==> flow/design.v <==
`timescale 1ns/1ps
module dut #(
    parameter int DATAW = 16
)(
    input  wire                 clk,
    input  wire                 rst_n,
    input  wire                 in_valid,
    output wire                 in_ready,
    input  wire signed [DATAW-1:0] in_data,
    output reg                  out_valid,
    input  wire                 out_ready,
    output reg signed [2*DATAW-1:0] out_data
);
    assign in_ready = rst_n && (!out_valid || out_ready);
    always @(posedge clk or negedge rst_n) begin
        if (!rst_n) begin
            out_valid <= 1'b0;
            out_data  <= '0;
        end else begin
            if (in_valid && in_ready) begin
                out_data  <= in_data * in_data;  
                out_valid <= 1'b1;
            end else if (out_valid && out_ready) begin
                out_valid <= 1'b0;
            end
        end
    end
endmodule
==> reports on dut <==
-- Reports on dut
Each step is given for the RTL above and for the edited RTL.
"original" refers to lines of the RTL above, "edited" to lines of the edited file.
"difference" is "edited" less "original", of the values as shown.
Operators carry their Yosys type and port widths (W data, S select, Z words).
Library cell names are shortened.
A cell with - has no value.
- top: dut
- clock: clk
- standard-cell library: sky130hd
- timing corner: tt_025C_1v80

-- Edit of the RTL
Unified diff, file above to edited file.
The edited RTL no longer does the same as the RTL above: the edit was made by script, with no optimisation intended.
begin of diff
@@ -21,5 +21,5 @@
                 out_data  <= in_data * in_data;  
                 out_valid <= 1'b1;
-            end else if (out_valid && out_ready) begin
+            end else begin
                 out_valid <= 1'b0;
             end
end of diff

-- Word level
Source: Yosys, flattened and elaborated, memories not mapped. Widths are those after wreduce. Registers that Yosys merges into a memory's read port (data or address) are not register bits. Print and check cells do not count. Equal cells are merged and count once.
- cells by class (item ; original ; edited ; difference):
    reduce/logical cells ; 6 ; 4 ; -2
    muxes and demuxes ; 2 ; 1 ; -1
    multiply operators ; 1 ; 1 ; 0
- operators with widths (operator ; original ; edited ; difference):
    $logic_and A1 B1 Y1 ; 3 ; 2 ; -1
    $mux W1 ; 2 ; 1 ; -1
    $reduce_bool A2 Y1 ; 1 ; 0 ; -1
    $logic_not A1 Y1 ; 1 ; 1 ; 0
    $logic_or A1 B1 Y1 ; 1 ; 1 ; 0
    $mul A16 B16 Y32 ; 1 ; 1 ; 0
- storage and ports (item ; original ; edited ; difference):
    output and inout port bits ; 34 ; 34 ; 0
    register bits ; 33 ; 33 ; 0
    bits of input ports ; 20 ; 20 ; 0
    elaborated cells ; 11 ; 8 ; -3

-- Depth
Depth = most cells in a row (Yosys ltp): at word level without a register or memory, in the mapped netlist without a sequential cell, where the memories' decode and read muxes count.
- logic depth (item ; original ; edited ; difference):
    depth after elaboration ; 5 ; 5 ; 0
    ABC_AREA ; 0 ; 0 ; -
    gate-level depth with buffers ; 24 ; 25 ; +1
    depth with buffers taken out ; 22 ; 22 ; 0

-- After synthesis
Source: synth_stat.txt of the flow (Yosys; design flattened, memories mapped). It holds for the ABC_AREA given above (unset counts as 0); a run with the other value may have another netlist.
- synthesis totals (item ; original ; edited ; difference):
    mapped area (sq um) ; 10287.4 ; 10316.1 ; +28.7
    flip-flops ; 32 ; 32 ; 0
    standard cells after synthesis ; 1138 ; 1135 ; -3
- cells by type (cell ; original ; edited ; difference):
    xnor2_1 ; 28 ; 22 ; -6
    a211oi_1 ; 9 ; 3 ; -6
    nand3_1 ; 7 ; 13 ; +6
    nor2_1 ; 41 ; 36 ; -5
    o21ai_0 ; 29 ; 34 ; +5
    nor3b_1 ; 0 ; 4 ; +4
    clkbuf_1 ; 31 ; 28 ; -3
    xor2_1 ; 13 ; 16 ; +3
    nand4_1 ; 7 ; 4 ; -3
    nor4_1 ; 3 ; 0 ; -3
    a211oi_2 ; 1 ; 4 ; +3
    buf_1 ; 1 ; 4 ; +3
    inv_1 ; 329 ; 327 ; -2
    and2_1 ; 43 ; 45 ; +2
    a31oi_1 ; 7 ; 5 ; -2
    o21bai_1 ; 6 ; 4 ; -2
    buf_2 ; 3 ; 1 ; -2
    nor2b_1 ; 3 ; 5 ; +2
Not every row of either side is listed.

-- Worst setup path after synthesis
OpenSTA on the mapped netlist: ideal clock, no wires. The path of least setup slack (recovery checks aside). Input and output delay are each 20% of the period. Register names are those of the netlist, which keeps one name where synthesis merged equal registers.
- timing after synthesis (item ; original ; edited ; difference):
    path kind ; input port to flip-flop ; input port to flip-flop ; -
    from ; input in_data[15] ; input in_data[15] ; -
    to ; register out_data[30] ; register out_data[30] ; -
    slack (ns) ; 0.271 ; 0.266 ; -0.005
    path delay (ns) ; 5.729 ; 5.734 ; +0.005
    clock period (ns) ; 7.5 ; 7.5 ; 0.0
    time at the first pin (ns) ; 1.500 ; 1.500 ; 0.000
    buffers on the path ; 2 ; 3 ; +1
    stages on the path ; 22 ; 23 ; +1
    arrival (ns) ; 7.106 ; 7.104 ; -0.002
    library setup time (ns) ; 0.123 ; 0.130 ; +0.007
    period reached after synthesis (ns) ; 7.229 ; 7.234 ; +0.005
"path delay" is the arrival time less input delay plus setup time.
"stages on the path" counts driving pins, that of a launching flip-flop among them; a cell with two outputs on the path counts twice.
"period reached after synthesis" = period - worst setup slack (recovery checks aside). The figure is calculated, with input and output delays left at 20% of the set period.
The rows between start and end are the longest chain of elaborated cells between them; the timing report does not say that the signal goes this way. Where chains are equally long, one stands for them.
Each line given opens the expression or statement behind the cell; cells for indexed reads and writes are added by Yosys, which also makes memories of some case tables.
On the way, after synthesis, original:
- cell sequence: clkbuf_1 > clkbuf_1 > nand2_1 > fa_1 > inv_1 > fa_1 > inv_1 > fa_1 > fa_1 > inv_1 > fa_1 > inv_1 > fa_1 > inv_1 > ha_1 > a21oi_1 > o21bai_1 > a21o_1 > a41o_1 > a311oi_1 > xor2_1 > o21ai_1
- length of the longest elaborated chain: 1
- elaborated cells between the ends (all ways) at 1
- RTL lines with such cells at 1
- classes of those cells: mul (1)
- ends and longest elaborated chain, after synthesis, original (item ; RTL line ; source):
    start: declaration ; 9 ; input  wire signed [DATAW-1:0] in_data,
    $mul A16 B16 Y32 ; 21 ; out_data  <= in_data * in_data;
    end: assignment ; 18 ; out_data  <= '0;
    end: assignment ; 21 ;
    end: declaration ; 12 ; output reg signed [2*DATAW-1:0] out_data
On the way, after synthesis, edited:
- cell sequence: clkbuf_1 > clkbuf_1 > nand2_1 > fa_1 > inv_1 > fa_1 > inv_1 > fa_1 > fa_1 > inv_1 > fa_1 > inv_1 > fa_1 > inv_1 > ha_1 > clkbuf_1 > a211oi_1 > o21ai_0 > a221oi_1 > nand2_1 > o21ai_1 > xor2_1 > o21ai_1
- length of the longest elaborated chain: 1
- elaborated cells between the ends (all ways) at 1
- RTL lines with such cells at 1
- classes of those cells: mul (1)
- ends and longest elaborated chain, after synthesis, edited (item ; RTL line ; source):
    start: declaration ; 9 ; input  wire signed [DATAW-1:0] in_data,
    $mul A16 B16 Y32 ; 21 ; out_data  <= in_data * in_data;
    end: assignment ; 18 ; out_data  <= '0;
    end: assignment ; 21 ;
    end: declaration ; 12 ; output reg signed [2*DATAW-1:0] out_data

-- Timing after layout
Path of least setup slack in the final report of the runs of set A (OpenROAD, finished layout, wires in). Where an end is a register, its clock arrival counts in the times.
- timing after layout (item ; original ; edited ; difference):
    path kind ; input port to flip-flop ; input port to flip-flop ; -
    from ; input in_data[12] ; input in_data[4] ; -
    to ; register out_data[23] ; register out_data[23] ; -
    time at the first pin (ns) ; 1.50 ; 1.50 ; 0.00
    buffers on the path ; 1 ; 3 ; +2
    clock period (ns) ; 7.5 ; 7.5 ; 0.0
    stages on the path ; 21 ; 21 ; 0
    arrival (ns) ; 7.38 ; 7.33 ; -0.05
    library setup time (ns) ; 0.09 ; 0.15 ; +0.06
    slack (ns) ; 0.30 ; 0.30 ; 0.00
The rows between start and end are the longest chain of elaborated cells between them; the timing report does not say that the signal goes this way. Where chains are equally long, one stands for them.
On the way, after layout, original:
- cell sequence: clkdlybuf4s50_1 > inv_1 > nor2_1 > ha_1 > xor2_1 > fa_1 > fa_1 > inv_1 > fa_1 > fa_1 > inv_1 > fa_1 > inv_1 > ha_1 > nand2_1 > nor2_1 > o211a_1 > o21bai_1 > a31oi_1 > a311oi_1 > o31ai_1
- length of the longest elaborated chain: 1
- elaborated cells between the ends (all ways) at 1
- RTL lines with such cells at 1
- classes of those cells: mul (1)
- ends and longest elaborated chain, after layout, original (item ; RTL line ; source):
    start: declaration ; 9 ; input  wire signed [DATAW-1:0] in_data,
    $mul A16 B16 Y32 ; 21 ; out_data  <= in_data * in_data;
    end: assignment ; 18 ; out_data  <= '0;
    end: assignment ; 21 ;
    end: declaration ; 12 ; output reg signed [2*DATAW-1:0] out_data
On the way, after layout, edited:
- cell sequence: clkdlybuf4s50_1 > buf_4 > buf_4 > nand2_1 > fa_1 > inv_1 > fa_1 > fa_1 > fa_1 > fa_1 > inv_1 > fa_1 > inv_1 > ha_1 > a21oi_1 > a21boi_0 > a311oi_2 > o211ai_2 > a31oi_1 > xor2_1 > o21ai_1
- length of the longest elaborated chain: 1
- elaborated cells between the ends (all ways) at 1
- RTL lines with such cells at 1
- classes of those cells: mul (1)
- ends and longest elaborated chain, after layout, edited (item ; RTL line ; source):
    start: declaration ; 9 ; input  wire signed [DATAW-1:0] in_data,
    $mul A16 B16 Y32 ; 21 ; out_data  <= in_data * in_data;
    end: assignment ; 18 ; out_data  <= '0;
    end: assignment ; 21 ;
    end: declaration ; 12 ; output reg signed [2*DATAW-1:0] out_data

-- Layout results
Runs of the flow (Yosys, OpenROAD) on both versions; the two runs of a pair have the same settings. The constraints put input and output delay at 20% of the set period each and load the outputs with 0.01 pF.
Flow settings, set A:
- CORE_UTILIZATION: 40
- PLACE_DENSITY: 0.6
- period_ns: 7.5
- CAP_MARGIN: 20
- CORE_MARGIN: 2
- noted SLEW_MARGIN: 20
- measured results, set A (item ; original ; edited ; difference):
    standard-cell area after routing (sq um) ; 11912.7 ; 11882.6 ; -30.1
    worst slack on setup checks (ns) ; 0.305 ; 0.297 ; -0.008
    synthesis area (sq um) ; 10287.4 ; 10316.1 ; +28.7
    period achieved (ns) ; 7.195 ; 7.203 ; +0.008
    die outline area (sq um) ; 27017.5 ; 27091.5 ; +74.0
    total negative slack on setup checks (ns) ; 0.000 ; 0.000 ; 0.000
Flow settings, set B:
- CAP_MARGIN: 35
- CELL_PAD_IN_SITES_GLOBAL_PLACEMENT: 0
- noted CORE_ASPECT_RATIO: 0.85
- CORE_MARGIN: 9
- CORE_UTILIZATION: 33
- noted CTS_CLUSTER_DIAMETER: 149
- PLACE_DENSITY_LB_ADDON: 0.16
- noted SLEW_MARGIN: 40
- period_ns: 4.15
- measured results, set B (item ; original ; edited ; difference):
    standard-cell area after routing (sq um) ; 15088.2 ; 14964.4 ; -123.8
    worst slack on setup checks (ns) ; -1.662 ; -1.752 ; -0.090
    synthesis area (sq um) ; 10287.4 ; 10316.1 ; +28.7
    period achieved (ns) ; 5.812 ; 5.902 ; +0.090
    die outline area (sq um) ; 37874.3 ; 37971.4 ; +97.1
    total negative slack on setup checks (ns) ; -34.021 ; -35.004 ; -0.983
By "period achieved" is meant the clock period of the run minus its worst setup slack. This is arithmetic on one report: input and output delays are still those of the set period (20% each).
